==> flow/design.v <==
`timescale 1ns / 1ps
module IDP_encoder_42(   
    input wire[29 - 1 : 0] datain,     
    input wire clock,
    output reg[41:0] codeout     
    );
    reg [3:0] code_reg;
    wire [41 - 4 : 0] code_wire;     
    reg [27 - 1 : 0] r_msb;    
    always @(datain) begin       
        if(datain < 102334155) begin   
            code_reg[3:0] = 4'b0000;
            r_msb = datain; 
        end
        else if( (datain >= 102334155) && (datain < 165580141) ) begin
            code_reg[3:0] = 4'b0001;
            r_msb = datain - 63245986; 
        end
        else if( (datain >= 165580141) && (datain < 267914296) ) begin
            code_reg[3:0] = 4'b1000;
            r_msb = datain - 165580141; 
        end
        else if( (datain >= 267914296) && (datain < (165580141 * 2)) ) begin
            code_reg[3:0] = 4'b1001;
            r_msb = datain - 63245986 - 165580141; 
        end
        else if( (datain >= (165580141 * 2)) && (datain < 433494437) ) begin
            code_reg[3:0] = 4'b0011;
            r_msb = datain - 63245986 - 267914296; 
        end
        else if( (datain >= 433494437) && (datain < (267914296 * 2)) ) begin
            code_reg[3:0] = 4'b1100;
            r_msb = datain - 267914296 - 165580141; 
        end
        else if( (datain >= (267914296 * 2)) && (datain < (267914296 * 2 + 63245986)) ) begin
            code_reg[3:0] = 4'b0110;
            r_msb = datain - (267914296 * 2); 
        end
        else if( (datain >= (267914296 * 2 + 63245986)) && (datain < 701408733) ) begin
            code_reg[3:0] = 4'b0111;
            r_msb = datain - (267914296 * 2) - 63245986; 
        end
        else if( (datain >= 701408733) && (datain < (701408733 + 63245986)) ) begin
            code_reg[3:0] = 4'b1110;
            r_msb = datain - (267914296 * 2) - 165580141; 
        end
        else begin
            code_reg[3:0] = 4'b1111;
            r_msb = datain - (267914296 * 2) - 165580141 - 63245986; 
        end
    end
    wire [26 - 1 : 0] r37;
    wire [26 - 1 : 0] r36;
    wire [25 - 1 : 0] r35;
    wire [24 - 1 : 0] r34;
    wire [24 - 1 : 0] r33;
    wire [23 - 1 : 0] r32;
    wire [22 - 1 : 0] r31;
    wire [22 - 1 : 0] r30;
    wire [21 - 1 : 0] r29;
    wire [20 - 1 : 0] r28;
    wire [19 - 1 : 0] r27;
    wire [19 - 1 : 0] r26;
    wire [18 - 1 : 0] r25;
    wire [17 - 1 : 0] r24;
    wire [17 - 1 : 0] r23;
    wire [16 - 1 : 0] r22;
    wire [15 - 1 : 0] r21;
    wire [15 - 1 : 0] r20;
    wire [14 - 1 : 0] r19;
    wire [13 - 1 : 0] r18;
    wire [13 - 1 : 0] r17;
    wire [12 - 1 : 0] r16;
    wire [11 - 1 : 0] r15;
    wire [10 - 1 : 0] r14;
    wire [10 - 1 : 0] r13;
    wire [9 - 1 : 0] r12;
    wire [8 - 1 : 0] r11;
    wire [8 - 1 : 0] r10;
    wire [7 - 1 : 0] r09;
    wire [6 - 1 : 0] r08;
    wire [6 - 1 : 0] r07;
    wire [5 - 1 : 0] r06;
    wire [4 - 1 : 0] r05;
    wire [3 - 1 : 0] r04;
    wire [3 - 1 : 0] r03;
    wire [2 - 1 : 0] r02;
    wire [1 - 1 : 0] r01;
    assign r37 = (code_wire[37] == 0) ? (r_msb) : (r_msb - 39088169);
    assign r36 = (code_wire[36] == 0) ? (r37) : (r37 - 24157817);
    assign r35 = (code_wire[35] == 0) ? (r36) : (r36 - 14930352);
    assign r34 = (code_wire[34] == 0) ? (r35) : (r35 - 9227465);
    assign r33 = (code_wire[33] == 0) ? (r34) : (r34 - 5702887);
    assign r32 = (code_wire[32] == 0) ? (r33) : (r33 - 3524578);
    assign r31 = (code_wire[31] == 0) ? (r32) : (r32 - 2178309);
    assign r30 = (code_wire[30] == 0) ? (r31) : (r31 - 1346269);
    assign r29 = (code_wire[29] == 0) ? (r30) : (r30 - 832040);
    assign r28 = (code_wire[28] == 0) ? (r29) : (r29 - 514229);
    assign r27 = (code_wire[27] == 0) ? (r28) : (r28 - 317811);
    assign r26 = (code_wire[26] == 0) ? (r27) : (r27 - 196418);
    assign r25 = (code_wire[25] == 0) ? (r26) : (r26 - 121393);
    assign r24 = (code_wire[24] == 0) ? (r25) : (r25 - 75025);
    assign r23 = (code_wire[23] == 0) ? (r24) : (r24 - 46368);
    assign r22 = (code_wire[22] == 0) ? (r23) : (r23 - 28657);
    assign r21 = (code_wire[21] == 0) ? (r22) : (r22 - 17711);
    assign r20 = (code_wire[20] == 0) ? (r21) : (r21 - 10946);
    assign r19 = (code_wire[19] == 0) ? (r20) : (r20 - 6765);
    assign r18 = (code_wire[18] == 0) ? (r19) : (r19 - 4181);
    assign r17 = (code_wire[17] == 0) ? (r18) : (r18 - 2584);
    assign r16 = (code_wire[16] == 0) ? (r17) : (r17 - 1597);
    assign r15 = (code_wire[15] == 0) ? (r16) : (r16 - 987);
    assign r14 = (code_wire[14] == 0) ? (r15) : (r15 - 610);
    assign r13 = (code_wire[13] == 0) ? (r14) : (r14 - 377);
    assign r12 = (code_wire[12] == 0) ? (r13) : (r13 - 233);
    assign r11 = (code_wire[11] == 0) ? (r12) : (r12 - 144);
    assign r10 = (code_wire[10] == 0) ? (r11) : (r11 - 89);
    assign r09 = (code_wire[09] == 0) ? (r10) : (r10 - 55);
    assign r08 = (code_wire[08] == 0) ? (r09) : (r09 - 34);
    assign r07 = (code_wire[07] == 0) ? (r08) : (r08 - 21);
    assign r06 = (code_wire[06] == 0) ? (r07) : (r07 - 13);
    assign r05 = (code_wire[05] == 0) ? (r06) : (r06 - 8);
    assign r04 = (code_wire[04] == 0) ? (r05) : (r05 - 5);
    assign r03 = (code_wire[03] == 0) ? (r04) : (r04 - 3);
    assign r02 = (code_wire[02] == 0) ? (r03) : (r03 - 2);
    assign r01 = (code_wire[01] == 0) ? (r02) : (r02 - 1);
    assign code_wire[37] = (r_msb < 39088169) ? (0) : ( (r_msb >= 63245986) ? (1) : (code_reg[0]) );
    assign code_wire[36] = (r37 < 24157817) ? (0) : ( (r37 >= 39088169) ? (1) : (code_wire[37]) );
    assign code_wire[35] = (r36 < 14930352) ? (0) : ( (r36 >= 24157817) ? (1) : (code_wire[36]) );
    assign code_wire[34] = (r35 < 9227465) ? (0) : ( (r35 >= 14930352) ? (1) : (code_wire[35]) );
    assign code_wire[33] = (r34 < 5702887) ? (0) : ( (r34 >= 9227465) ? (1) : (code_wire[34]) );
    assign code_wire[32] = (r33 < 3524578) ? (0) : ( (r33 >= 5702887) ? (1) : (code_wire[33]) );
    assign code_wire[31] = (r32 < 2178309) ? (0) : ( (r32 >= 3524578) ? (1) : (code_wire[32]) );
    assign code_wire[30] = (r31 < 1346269) ? (0) : ( (r31 >= 2178309) ? (1) : (code_wire[31]) );
    assign code_wire[29] = (r30 < 832040) ? (0) : ( (r30 >= 1346269) ? (1) : (code_wire[30]) );
    assign code_wire[28] = (r29 < 514229) ? (0) : ( (r29 >= 832040) ? (1) : (code_wire[29]) );
    assign code_wire[27] = (r28 < 317811) ? (0) : ( (r28 >= 514229) ? (1) : (code_wire[28]) );
    assign code_wire[26] = (r27 < 196418) ? (0) : ( (r27 >= 317811) ? (1) : (code_wire[27]) );
    assign code_wire[25] = (r26 < 121393) ? (0) : ( (r26 >= 196418) ? (1) : (code_wire[26]) );
    assign code_wire[24] = (r25 < 75025) ? (0) : ( (r25 >= 121393) ? (1) : (code_wire[25]) );
    assign code_wire[23] = (r24 < 46368) ? (0) : ( (r24 >= 75025) ? (1) : (code_wire[24]) );
    assign code_wire[22] = (r23 < 28657) ? (0) : ( (r23 >= 46368) ? (1) : (code_wire[23]) );
    assign code_wire[21] = (r22 < 17711) ? (0) : ( (r22 >= 28657) ? (1) : (code_wire[22]) );
    assign code_wire[20] = (r21 < 10946) ? (0) : ( (r21 >= 17711) ? (1) : (code_wire[21]) );
    assign code_wire[19] = (r20 < 6765) ? (0) : ( (r20 >= 10946) ? (1) : (code_wire[20]) );
    assign code_wire[18] = (r19 < 4181) ? (0) : ( (r19 >= 6765) ? (1) : (code_wire[19]) );
    assign code_wire[17] = (r18 < 2584) ? (0) : ( (r18 >= 4181) ? (1) : (code_wire[18]) );
    assign code_wire[16] = (r17 < 1597) ? (0) : ( (r17 >= 2584) ? (1) : (code_wire[17]) );
    assign code_wire[15] = (r16 < 987) ? (0) : ( (r16 >= 1597) ? (1) : (code_wire[16]) );
    assign code_wire[14] = (r15 < 610) ? (0) : ( (r15 >= 987) ? (1) : (code_wire[15]) );
    assign code_wire[13] = (r14 < 377) ? (0) : ( (r14 >= 610) ? (1) : (code_wire[14]) );
    assign code_wire[12] = (r13 < 233) ? (0) : ( (r13 >= 377) ? (1) : (code_wire[13]) );
    assign code_wire[11] = (r12 < 144) ? (0) : ( (r12 >= 233) ? (1) : (code_wire[12]) );
    assign code_wire[10] = (r11 < 89) ? (0) : ( (r11 >= 144) ? (1) : (code_wire[11]) );
    assign code_wire[9] = (r10 < 55) ? (0) : ( (r10 >= 89) ? (1) : (code_wire[10]) );
    assign code_wire[8] = (r09 < 34) ? (0) : ( (r09 >= 55) ? (1) : (code_wire[9]) );
    assign code_wire[7] = (r08 < 21) ? (0) : ( (r08 >= 34) ? (1) : (code_wire[8]) );
    assign code_wire[6] = (r07 < 13) ? (0) : ( (r07 >= 21) ? (1) : (code_wire[7]) );
    assign code_wire[5] = (r06 < 8) ? (0) : ( (r06 >= 13) ? (1) : (code_wire[6]) );
    assign code_wire[4] = (r05 < 5) ? (0) : ( (r05 >= 8) ? (1) : (code_wire[5]) );
    assign code_wire[3] = (r04 < 3) ? (0) : ( (r04 >= 5) ? (1) : (code_wire[4]) );
    assign code_wire[2] = (r03 < 2) ? (0) : ( (r03 >= 3) ? (1) : (code_wire[3]) );
    assign code_wire[1] = (r02 < 1) ? (0) : ( (r02 >= 2) ? (1) : (code_wire[2]) );
    assign code_wire[0] = r01;
    always @(posedge clock) begin
        codeout[41 - 4 : 0] <= code_wire;
        codeout[41 : 41 - 3] <= code_reg;
    end
endmodule
======== Step by step through the tools: IDP_encoder_42 ========
Module IDP_encoder_42 before and after one edit of its RTL, step after step.
"unedited" refers to lines of the RTL above, "edited" to lines of the edited file.
"change": "edited" minus "unedited" as printed here. "relative change": 100 x difference / "unedited".
Operators: Yosys type, input widths -> output width; for muxes data width and select width s.
The mark n/a stands for no value.
design
  top module .............................. IDP_encoder_42
  clock port .............................. clock
  cell library ............................ sky130hd
  timing corner ........................... tt_025C_1v80

======== The edit ========
The edit as a unified diff against the file above.
A script made this edit. It changes what the design does and was not meant as an optimisation.
begin of diff
@@ -117,5 +117,7 @@
     assign r09 = (code_wire[09] == 0) ? (r10) : (r10 - 55);
     assign r08 = (code_wire[08] == 0) ? (r09) : (r09 - 34);
-    assign r07 = (code_wire[07] == 0) ? (r08) : (r08 - 21);
+    reg [6 - 1 : 0] r07_r;
+    always @(posedge clock) r07_r <= (code_wire[07] == 0) ? (r08) : (r08 - 21);
+    assign r07 = r07_r;
     assign r06 = (code_wire[06] == 0) ? (r07) : (r07 - 13);
     assign r05 = (code_wire[05] == 0) ? (r06) : (r06 - 8);
end of diff

======== Word-level counts ========
Source: Yosys, flattened and elaborated, memories not mapped. Widths are those after wreduce; folded enables and synchronous resets count as part of the registers. Registers that Yosys merges into a memory's read port (data or address) are not register bits. Print and check cells do not count. Equal cells are merged and count once.
bit counts
  what                   unedited  edited  change  relative change (%)
  output and inout bits  42        42      0       0.00
  register bits          42        48      +6      +14.29
  input port bits        30        30      0       0.00
  elaborated cells       277       278     +1      +0.36
cells by class
  what                   unedited  edited  change  relative change (%)
  add/sub/neg operators  47        47      0       0.00
  reduce/logical cells   8         8       0       0.00
  muxes and demuxes      129       129     0       0.00
  $lt $le $gt $ge        91        91      0       0.00
operators by type and width
  operator                unedited  edited  change  relative change (%)
  $mux 1                  77        77      0       0.00
  $mux 27                 9         9       0       0.00
  $logic_and 1x1->1       8         8       0       0.00
  $mux 4                  8         8       0       0.00
  $sub 27x26->27 const B  4         4       0       0.00
  $ge 29x29->1 const B    3         3       0       0.00
  $lt 29x29->1 const B    3         3       0       0.00
  $lt 29x30->1 const B    3         3       0       0.00
  $sub 27x27->27 const B  3         3       0       0.00
  $ge 29x28->1 const B    2         2       0       0.00
  $ge 29x30->1 const B    2         2       0       0.00
  $lt 29x28->1 const B    2         2       0       0.00
  $lt 3x2->1 const B      2         2       0       0.00
  $mux 10                 2         2       0       0.00
  $mux 13                 2         2       0       0.00
  $mux 15                 2         2       0       0.00
  $mux 17                 2         2       0       0.00
  $mux 19                 2         2       0       0.00
  $mux 22                 2         2       0       0.00
  $mux 24                 2         2       0       0.00
  $mux 26                 2         2       0       0.00
  $mux 3                  2         2       0       0.00
  $mux 6                  2         2       0       0.00
  $mux 8                  2         2       0       0.00
  $sub 27x25->27 const B  2         2       0       0.00
  $ge 10x10->1 const B    1         1       0       0.00
  $ge 10x9->1 const B     1         1       0       0.00
  $ge 11x10->1 const B    1         1       0       0.00
Not every row of either side is listed.

======== Longest topological paths ========
Yosys ltp: most cells in a row. Word level: on the elaborated netlist, between registers, memories and ports. Mapped: between sequential cells and ports; inverters and the memories' decode and read muxes count.
depth
  what                           unedited  edited  change  relative change (%)
  word-level depth               160       158     -2      -1.25
  ABC_AREA                       0         0       n/a     n/a
  depth in mapped cells          325       329     +4      +1.23
  gate-level depth less buffers  276       280     +4      +1.45

======== After synthesis ========
The flow's flattened synthesis, as Yosys stat reports it; memories are mapped. The netlist is that of the ABC_AREA named above (0 if unset); the other value can give another one.
synthesis totals
  what                            unedited  edited   change   relative change (%)
  standard cells after synthesis  6063      6015     -48      -0.79
  chip area (Yosys) (um^2)        43469.2   41409.7  -2059.5  -4.74
  sequential area (um^2)          840.8     960.9    +120.1   +14.28
  mapped flip-flops               42        48       +6       +14.29
  buffer cells                    311       315      +4       +1.29
cell types
  type                       unedited  edited  change  relative change (%)
  sky130_fd_sc_hd__buf_6     80        31      -49     -61.25
  sky130_fd_sc_hd__nor2_1    551       596     +45     +8.17
  sky130_fd_sc_hd__nand2_1   467       509     +42     +8.99
  sky130_fd_sc_hd__buf_2     59        100     +41     +69.49
  sky130_fd_sc_hd__o21ai_0   246       212     -34     -13.82
  sky130_fd_sc_hd__xnor2_1   457       490     +33     +7.22
  sky130_fd_sc_hd__nor2b_1   23        53      +30     +130.43
  sky130_fd_sc_hd__nand3_1   208       180     -28     -13.46
  sky130_fd_sc_hd__xor2_1    147       175     +28     +19.05
  sky130_fd_sc_hd__nand4_1   94        67      -27     -28.72
  sky130_fd_sc_hd__o21ai_1   84        111     +27     +32.14
  sky130_fd_sc_hd__or2_2     60        33      -27     -45.00
  sky130_fd_sc_hd__a211o_1   23        49      +26     +113.04
  sky130_fd_sc_hd__a21oi_1   330       354     +24     +7.27
  sky130_fd_sc_hd__clkbuf_1  77        101     +24     +31.17
  sky130_fd_sc_hd__nand2b_1  55        77      +22     +40.00
  sky130_fd_sc_hd__a21o_2    22        3       -19     -86.36
  sky130_fd_sc_hd__o21ai_2   26        8       -18     -69.23
Not every row of either side is listed.

======== Timing after synthesis ========
Path of least setup slack by OpenSTA after synthesis, without wires, with an ideal clock, recovery checks aside; 20% of the period is set as input and as output delay. Where synthesis merged equal registers, the netlist keeps one of their names.
timing path post-synthesis
  what                           unedited                 edited                   change  relative change (%)
  kind                           input port to flip-flop  input port to flip-flop  n/a     n/a
  start point                    in datain[2]             in datain[4]             n/a     n/a
  end point                      reg codeout[0]           reg codeout[1]           n/a     n/a
  required time (ns)             69.878                   69.879                   +0.001  0.00
  time at the first pin (ns)     14.000                   14.000                   0.000   0.00
  arrival time (ns)              73.178                   70.989                   -2.189  -2.99
  stages on the path             303                      303                      0       0.00
  clock period (ns)              70.0                     70.0                     0.0     0.00
  path buffers                   47                       44                       -3      -6.38
  setup slack (ns)               -3.300                   -1.110                   +2.190  n/a
  input delay (ns)               14.000                   14.000                   0.000   0.00
  path delay (ns)                59.300                   57.110                   -2.190  -3.69
  setup time (ns)                0.122                    0.121                    -0.001  n/a
  synthesis period reached (ns)  73.3                     71.11                    -2.19   -2.99
"path delay" is the arrival time less input delay plus setup time.
"stages on the path" counts driving pins, that of a launching flip-flop among them; a cell with two outputs on the path counts twice.
"synthesis period reached" = period - worst setup slack (recovery checks aside). The figure is calculated, with input and output delays left at 20% of the set period.
Between the ends stands the longest chain of elaborated cells between them, by number of cells; it is not shown to be the way that was timed. Of several equally long chains one is given.
Each line given opens the expression or statement behind the cell; cells for indexed reads and writes are added by Yosys, which also makes memories of some case tables.
between the ends, post-synthesis, unedited
  cell sequence ........................... sky130_fd_sc_hd__buf_2 sky130_fd_sc_hd__inv_1 sky130_fd_sc_hd__ha_1 sky130_fd_sc_hd__buf_4 sky130_fd_sc_hd__xor2_1 sky130_fd_sc_hd__ha_1 sky130_fd_sc_hd__nand2b_1 sky130_fd_sc_hd__a221oi_1 sky130_fd_sc_hd__o21ai_1 sky130_fd_sc_hd__a21oi_1 sky130_fd_sc_hd__nor3_1 sky130_fd_sc_hd__o41a_1 sky130_fd_sc_hd__a41o_4 sky130_fd_sc_hd__or4_4 sky130_fd_sc_hd__o211ai_4 sky130_fd_sc_hd__a2111o_4 sky130_fd_sc_hd__a31oi_4 sky130_fd_sc_hd__a21oi_4 [267 not listed] sky130_fd_sc_hd__a21oi_1 sky130_fd_sc_hd__ha_1 sky130_fd_sc_hd__o32a_1 sky130_fd_sc_hd__o211ai_2 sky130_fd_sc_hd__buf_4 sky130_fd_sc_hd__mux2_2 sky130_fd_sc_hd__ha_1 sky130_fd_sc_hd__or2_1 sky130_fd_sc_hd__o211ai_2 sky130_fd_sc_hd__nand3_2 sky130_fd_sc_hd__mux2i_4 sky130_fd_sc_hd__inv_2 sky130_fd_sc_hd__ha_1 sky130_fd_sc_hd__inv_1 sky130_fd_sc_hd__a21oi_1 sky130_fd_sc_hd__a31oi_1 sky130_fd_sc_hd__o32ai_1 sky130_fd_sc_hd__a221o_1
  cells in the longest elaborated chain ... 160
  elaborated cells between the ends (all ways) .. 275
  those cells by class .................... 47 x add/sub; 91 x compare; 129 x mux; 8 x reduce/logical
RTL lines, path post-synthesis, unedited
  what                 line  RTL
  from (decl)          3     input wire[29 - 1 : 0] datain,
  $sub 27x27->27       49    r_msb = datain - (267914296 * 2) - 165580141 - 63245986;
  $sub 27x26->27       49
  $sub 27x27->27       49
  $mux 27              43    else if( (datain >= 701408733) && (datain < (701408733 + 63245986)) ) begin
  $mux 27              39    else if( (datain >= (267914296 * 2 + 63245986)) && (datain < 701408733) ) begin
  $mux 27              35    else if( (datain >= (267914296 * 2)) && (datain < (267914296 * 2 + 63245986)) ) begin
  $mux 27              31    else if( (datain >= 433494437) && (datain < (267914296 * 2)) ) begin
  [144 not listed]     n/a
  $mux 3               123   assign r03 = (code_wire[03] == 0) ? (r04) : (r04 - 3);
  $ge 3x2->1           161   assign code_wire[2] = (r03 < 2) ? (0) : ( (r03 >= 3) ? (1) : (code_wire[3]) );
  $mux 1 (2 in a row)  161
  $mux 2               124   assign r02 = (code_wire[02] == 0) ? (r03) : (r03 - 2);
  $ge 2x2->1           162   assign code_wire[1] = (r02 < 1) ? (0) : ( (r02 >= 2) ? (1) : (code_wire[2]) );
  $mux 1 (2 in a row)  162
  $mux 1               125   assign r01 = (code_wire[01] == 0) ? (r02) : (r02 - 1);
  to (assign)          165   codeout[41 - 4 : 0] <= code_wire;
  to (decl)            5     output reg[41:0] codeout
Some nets on the timed path still bear RTL names; the line given drives or declares the net.
nets with RTL names, path post-synthesis, unedited
  net            line  RTL
  code_wire[37]  126   assign code_wire[37] = (r_msb < 39088169) ? (0) : ( (r_msb >= 63245986) ? (1) : (code_reg[0]) );
  code_wire[31]  132   assign code_wire[31] = (r32 < 2178309) ? (0) : ( (r32 >= 3524578) ? (1) : (code_wire[32]) );
  code_wire[28]  135   assign code_wire[28] = (r29 < 514229) ? (0) : ( (r29 >= 832040) ? (1) : (code_wire[29]) );
  code_wire[25]  138   assign code_wire[25] = (r26 < 121393) ? (0) : ( (r26 >= 196418) ? (1) : (code_wire[26]) );
  code_wire[24]  139   assign code_wire[24] = (r25 < 75025) ? (0) : ( (r25 >= 121393) ? (1) : (code_wire[25]) );
between the ends, post-synthesis, edited
  cell sequence ........................... sky130_fd_sc_hd__buf_2 sky130_fd_sc_hd__inv_1 sky130_fd_sc_hd__ha_1 sky130_fd_sc_hd__clkbuf_1 sky130_fd_sc_hd__nand4_1 sky130_fd_sc_hd__or4_4 sky130_fd_sc_hd__or4_1 sky130_fd_sc_hd__nand3_1 sky130_fd_sc_hd__buf_2 sky130_fd_sc_hd__a31oi_1 sky130_fd_sc_hd__a221o_1 sky130_fd_sc_hd__nand2_1 sky130_fd_sc_hd__inv_1 sky130_fd_sc_hd__ha_1 sky130_fd_sc_hd__a221oi_1 sky130_fd_sc_hd__o211ai_1 sky130_fd_sc_hd__a211o_1 sky130_fd_sc_hd__a2111oi_0 [267 not listed] sky130_fd_sc_hd__xnor2_1 sky130_fd_sc_hd__ha_1 sky130_fd_sc_hd__or2_2 sky130_fd_sc_hd__a221oi_1 sky130_fd_sc_hd__a311oi_1 sky130_fd_sc_hd__o21a_2 sky130_fd_sc_hd__or3_1 sky130_fd_sc_hd__a21oi_1 sky130_fd_sc_hd__a21oi_1 sky130_fd_sc_hd__xnor2_1 sky130_fd_sc_hd__inv_1 sky130_fd_sc_hd__ha_1 sky130_fd_sc_hd__o211ai_1 sky130_fd_sc_hd__a21oi_1 sky130_fd_sc_hd__o41a_1 sky130_fd_sc_hd__nor2_1 sky130_fd_sc_hd__mux2_1 sky130_fd_sc_hd__mux2_2
  cells in the longest elaborated chain ... 157
  elaborated cells between the ends (all ways) .. 268
  those cells by class .................... 44 x add/sub; 89 x compare; 127 x mux; 8 x reduce/logical
RTL lines, path post-synthesis, edited
  what                 line  RTL
  from (decl)          3     input wire[29 - 1 : 0] datain,
  $sub 27x27->27       49    r_msb = datain - (267914296 * 2) - 165580141 - 63245986;
  $sub 27x26->27       49
  $sub 27x27->27       49
  $mux 27              43    else if( (datain >= 701408733) && (datain < (701408733 + 63245986)) ) begin
  $mux 27              39    else if( (datain >= (267914296 * 2 + 63245986)) && (datain < 701408733) ) begin
  $mux 27              35    else if( (datain >= (267914296 * 2)) && (datain < (267914296 * 2 + 63245986)) ) begin
  $mux 27              31    else if( (datain >= 433494437) && (datain < (267914296 * 2)) ) begin
  [140 not listed]     n/a
  $mux 1 (2 in a row)  162   assign code_wire[3] = (r04 < 3) ? (0) : ( (r04 >= 5) ? (1) : (code_wire[4]) );
  $mux 3               125   assign r03 = (code_wire[03] == 0) ? (r04) : (r04 - 3);
  $ge 3x2->1           163   assign code_wire[2] = (r03 < 2) ? (0) : ( (r03 >= 3) ? (1) : (code_wire[3]) );
  $mux 1 (2 in a row)  163
  $mux 2               126   assign r02 = (code_wire[02] == 0) ? (r03) : (r03 - 2);
  $ge 2x2->1           164   assign code_wire[1] = (r02 < 1) ? (0) : ( (r02 >= 2) ? (1) : (code_wire[2]) );
  $mux 1 (2 in a row)  164
  to (assign)          167   codeout[41 - 4 : 0] <= code_wire;
  to (decl)            5     output reg[41:0] codeout
nets with RTL names, path post-synthesis, edited
  net            line  RTL
  code_wire[37]  128   assign code_wire[37] = (r_msb < 39088169) ? (0) : ( (r_msb >= 63245986) ? (1) : (code_reg[0]) );
  code_wire[34]  131   assign code_wire[34] = (r35 < 9227465) ? (0) : ( (r35 >= 14930352) ? (1) : (code_wire[35]) );
  code_wire[31]  134   assign code_wire[31] = (r32 < 2178309) ? (0) : ( (r32 >= 3524578) ? (1) : (code_wire[32]) );
  code_wire[28]  137   assign code_wire[28] = (r29 < 514229) ? (0) : ( (r29 >= 832040) ? (1) : (code_wire[29]) );
  code_wire[26]  139   assign code_wire[26] = (r27 < 196418) ? (0) : ( (r27 >= 317811) ? (1) : (code_wire[27]) );

======== Worst path after layout ========
Path of least setup slack in the final report of each run of set A (OpenROAD, finished layout, wires in). Where an end is a register, its clock arrival counts in the times.
timing path after layout
  what                        unedited                 edited                   change  relative change (%)
  kind                        input port to flip-flop  input port to flip-flop  n/a     n/a
  start point                 in datain[1]             in datain[16]            n/a     n/a
  end point                   reg codeout[0]           reg codeout[1]           n/a     n/a
  time at the first pin (ns)  13.70                    13.70                    0.00    0.00
  clock period (ns)           68.5                     68.5                     0.0     0.00
  input delay (ns)            13.70                    13.70                    0.00    0.00
  required time (ns)          68.77                    68.78                    +0.01   +0.01
  setup slack (ns)            2.08                     2.59                     +0.51   n/a
  stages on the path          239                      264                      +25     +10.46
  arrival time (ns)           66.69                    66.18                    -0.51   -0.76
  path buffers                20                       18                       -2      -10.00
  setup time (ns)             0.10                     0.10                     0.00    n/a
Between the ends stands the longest chain of elaborated cells between them, by number of cells; it is not shown to be the way that was timed. Of several equally long chains one is given.
between the ends, after layout, unedited
  cell sequence ........................... sky130_fd_sc_hd__clkdlybuf4s50_1 sky130_fd_sc_hd__buf_4 sky130_fd_sc_hd__ha_2 sky130_fd_sc_hd__a21oi_4 sky130_fd_sc_hd__a211oi_1 sky130_fd_sc_hd__buf_4 sky130_fd_sc_hd__o221a_2 sky130_fd_sc_hd__a211oi_4 sky130_fd_sc_hd__buf_4 sky130_fd_sc_hd__buf_12 sky130_fd_sc_hd__a221oi_1 sky130_fd_sc_hd__nand4_1 sky130_fd_sc_hd__a221oi_2 sky130_fd_sc_hd__buf_4 sky130_fd_sc_hd__nor2_4 sky130_fd_sc_hd__o311ai_0 sky130_fd_sc_hd__nand4_1 sky130_fd_sc_hd__a31o_1 [203 not listed] sky130_fd_sc_hd__nor2_1 sky130_fd_sc_hd__a21oi_2 sky130_fd_sc_hd__ha_4 sky130_fd_sc_hd__o32a_1 sky130_fd_sc_hd__o211ai_4 sky130_fd_sc_hd__mux2_4 sky130_fd_sc_hd__ha_1 sky130_fd_sc_hd__inv_1 sky130_fd_sc_hd__a21oi_2 sky130_fd_sc_hd__o221ai_2 sky130_fd_sc_hd__nand3_4 sky130_fd_sc_hd__mux2i_4 sky130_fd_sc_hd__inv_2 sky130_fd_sc_hd__ha_1 sky130_fd_sc_hd__nand2_1 sky130_fd_sc_hd__o21ai_0 sky130_fd_sc_hd__a21o_1 sky130_fd_sc_hd__a221o_1
  cells in the longest elaborated chain ... 160
  elaborated cells between the ends (all ways) .. 275
  those cells by class .................... 47 x add/sub; 91 x compare; 129 x mux; 8 x reduce/logical
RTL lines, path after layout, unedited
  what                 line  RTL
  from (decl)          3     input wire[29 - 1 : 0] datain,
  $sub 27x27->27       49    r_msb = datain - (267914296 * 2) - 165580141 - 63245986;
  $sub 27x26->27       49
  $sub 27x27->27       49
  $mux 27              43    else if( (datain >= 701408733) && (datain < (701408733 + 63245986)) ) begin
  $mux 27              39    else if( (datain >= (267914296 * 2 + 63245986)) && (datain < 701408733) ) begin
  $mux 27              35    else if( (datain >= (267914296 * 2)) && (datain < (267914296 * 2 + 63245986)) ) begin
  $mux 27              31    else if( (datain >= 433494437) && (datain < (267914296 * 2)) ) begin
  [144 not listed]     n/a
  $mux 3               123   assign r03 = (code_wire[03] == 0) ? (r04) : (r04 - 3);
  $ge 3x2->1           161   assign code_wire[2] = (r03 < 2) ? (0) : ( (r03 >= 3) ? (1) : (code_wire[3]) );
  $mux 1 (2 in a row)  161
  $mux 2               124   assign r02 = (code_wire[02] == 0) ? (r03) : (r03 - 2);
  $ge 2x2->1           162   assign code_wire[1] = (r02 < 1) ? (0) : ( (r02 >= 2) ? (1) : (code_wire[2]) );
  $mux 1 (2 in a row)  162
  $mux 1               125   assign r01 = (code_wire[01] == 0) ? (r02) : (r02 - 1);
  to (assign)          165   codeout[41 - 4 : 0] <= code_wire;
  to (decl)            5     output reg[41:0] codeout
Some nets on the timed path still bear RTL names; the line given drives or declares the net.
nets with RTL names, path after layout, unedited
  net            line  RTL
  code_wire[14]  149   assign code_wire[14] = (r15 < 610) ? (0) : ( (r15 >= 987) ? (1) : (code_wire[15]) );
  code_wire[13]  150   assign code_wire[13] = (r14 < 377) ? (0) : ( (r14 >= 610) ? (1) : (code_wire[14]) );
  code_wire[12]  151   assign code_wire[12] = (r13 < 233) ? (0) : ( (r13 >= 377) ? (1) : (code_wire[13]) );
  code_wire[8]   155   assign code_wire[8] = (r09 < 34) ? (0) : ( (r09 >= 55) ? (1) : (code_wire[9]) );
  code_wire[7]   156   assign code_wire[7] = (r08 < 21) ? (0) : ( (r08 >= 34) ? (1) : (code_wire[8]) );
between the ends, after layout, edited
  cell sequence ........................... sky130_fd_sc_hd__clkdlybuf4s50_1 sky130_fd_sc_hd__or4b_4 sky130_fd_sc_hd__o211ai_1 sky130_fd_sc_hd__a21oi_2 sky130_fd_sc_hd__buf_4 sky130_fd_sc_hd__o21a_2 sky130_fd_sc_hd__buf_4 sky130_fd_sc_hd__nor2_2 sky130_fd_sc_hd__a32oi_1 sky130_fd_sc_hd__o22ai_1 sky130_fd_sc_hd__a31oi_1 sky130_fd_sc_hd__or4_1 sky130_fd_sc_hd__o21a_2 sky130_fd_sc_hd__o2111ai_4 sky130_fd_sc_hd__nand2_4 sky130_fd_sc_hd__a21oi_4 sky130_fd_sc_hd__inv_2 sky130_fd_sc_hd__buf_4 [228 not listed] sky130_fd_sc_hd__xnor2_1 sky130_fd_sc_hd__ha_1 sky130_fd_sc_hd__or2_2 sky130_fd_sc_hd__a221oi_4 sky130_fd_sc_hd__a311oi_2 sky130_fd_sc_hd__o21a_2 sky130_fd_sc_hd__or3_1 sky130_fd_sc_hd__a21oi_2 sky130_fd_sc_hd__a21oi_2 sky130_fd_sc_hd__xnor2_2 sky130_fd_sc_hd__inv_2 sky130_fd_sc_hd__ha_1 sky130_fd_sc_hd__inv_1 sky130_fd_sc_hd__o211a_1 sky130_fd_sc_hd__o41a_1 sky130_fd_sc_hd__nor2_2 sky130_fd_sc_hd__mux2_1 sky130_fd_sc_hd__mux2_2
  cells in the longest elaborated chain ... 157
  elaborated cells between the ends (all ways) .. 268
  those cells by class .................... 44 x add/sub; 89 x compare; 127 x mux; 8 x reduce/logical
RTL lines, path after layout, edited
  what                 line  RTL
  from (decl)          3     input wire[29 - 1 : 0] datain,
  $sub 27x27->27       49    r_msb = datain - (267914296 * 2) - 165580141 - 63245986;
  $sub 27x26->27       49
  $sub 27x27->27       49
  $mux 27              43    else if( (datain >= 701408733) && (datain < (701408733 + 63245986)) ) begin
  $mux 27              39    else if( (datain >= (267914296 * 2 + 63245986)) && (datain < 701408733) ) begin
  $mux 27              35    else if( (datain >= (267914296 * 2)) && (datain < (267914296 * 2 + 63245986)) ) begin
  $mux 27              31    else if( (datain >= 433494437) && (datain < (267914296 * 2)) ) begin
  [140 not listed]     n/a
  $mux 1 (2 in a row)  162   assign code_wire[3] = (r04 < 3) ? (0) : ( (r04 >= 5) ? (1) : (code_wire[4]) );
  $mux 3               125   assign r03 = (code_wire[03] == 0) ? (r04) : (r04 - 3);
  $ge 3x2->1           163   assign code_wire[2] = (r03 < 2) ? (0) : ( (r03 >= 3) ? (1) : (code_wire[3]) );
  $mux 1 (2 in a row)  163
  $mux 2               126   assign r02 = (code_wire[02] == 0) ? (r03) : (r03 - 2);
  $ge 2x2->1           164   assign code_wire[1] = (r02 < 1) ? (0) : ( (r02 >= 2) ? (1) : (code_wire[2]) );
  $mux 1 (2 in a row)  164
  to (assign)          167   codeout[41 - 4 : 0] <= code_wire;
  to (decl)            5     output reg[41:0] codeout
nets with RTL names, path after layout, edited
  net            line  RTL
  code_wire[28]  137   assign code_wire[28] = (r29 < 514229) ? (0) : ( (r29 >= 832040) ? (1) : (code_wire[29]) );
  code_wire[25]  140   assign code_wire[25] = (r26 < 121393) ? (0) : ( (r26 >= 196418) ? (1) : (code_wire[26]) );
  code_wire[17]  148   assign code_wire[17] = (r18 < 2584) ? (0) : ( (r18 >= 4181) ? (1) : (code_wire[18]) );
  code_wire[10]  155   assign code_wire[10] = (r11 < 89) ? (0) : ( (r11 >= 144) ? (1) : (code_wire[11]) );
  code_wire[4]   161   assign code_wire[4] = (r05 < 5) ? (0) : ( (r05 >= 8) ? (1) : (code_wire[5]) );

======== Measured runs ========
Runs of the flow (Yosys, OpenROAD) on both versions; the two runs of a pair have the same settings. The constraints put input and output delay at 20% of the set period each and load the outputs with 0.01 pF.
flow settings, set A
  CORE_UTILIZATION ........................ 40
  CTS_CLUSTER_DIAMETER .................... 60
  CTS_CLUSTER_SIZE ........................ 10
  period_ns ............................... 68.5
  CAP_MARGIN .............................. 20
  CORE_MARGIN ............................. 2
  SLEW_MARGIN ............................. 20
measured results, set A
  what                                      unedited  edited    change   relative change (%)
  lowest setup slack (ns)                   2.083     2.592     +0.509   n/a
  utilization after routing (%)             47.4      47.2      -0.2     n/a
  chip area after synthesis (Yosys) (um^2)  43469.2   41409.7   -2059.5  -4.74
  full die area (um^2)                      111326.0  106113.0  -5213.0  -4.68
flow settings, set B
  ABC_AREA ................................ 0
  CAP_MARGIN .............................. 10
  CELL_PAD_IN_SITES_GLOBAL_PLACEMENT ...... 1
  CORE_UTILIZATION ........................ 19
  CTS_CLUSTER_DIAMETER .................... 60
  CTS_CLUSTER_SIZE ........................ 10
  GPL_ROUTABILITY_DRIVEN .................. 0
  GPL_TIMING_DRIVEN ....................... 0
  MAX_ROUTING_LAYER ....................... met5
  TNS_END_PERCENT ......................... 30
  period_ns ............................... 43.1
  CORE_MARGIN ............................. 2
  SLEW_MARGIN ............................. 20
measured results, set B
  what                                      unedited  edited    change    relative change (%)
  lowest setup slack (ns)                   -18.116   -18.408   -0.292    n/a
  utilization after routing (%)             26.5      26.5      0.0       n/a
  chip area after synthesis (Yosys) (um^2)  43469.2   41409.7   -2059.5   -4.74
  full die area (um^2)                      232628.0  221695.0  -10933.0  -4.70
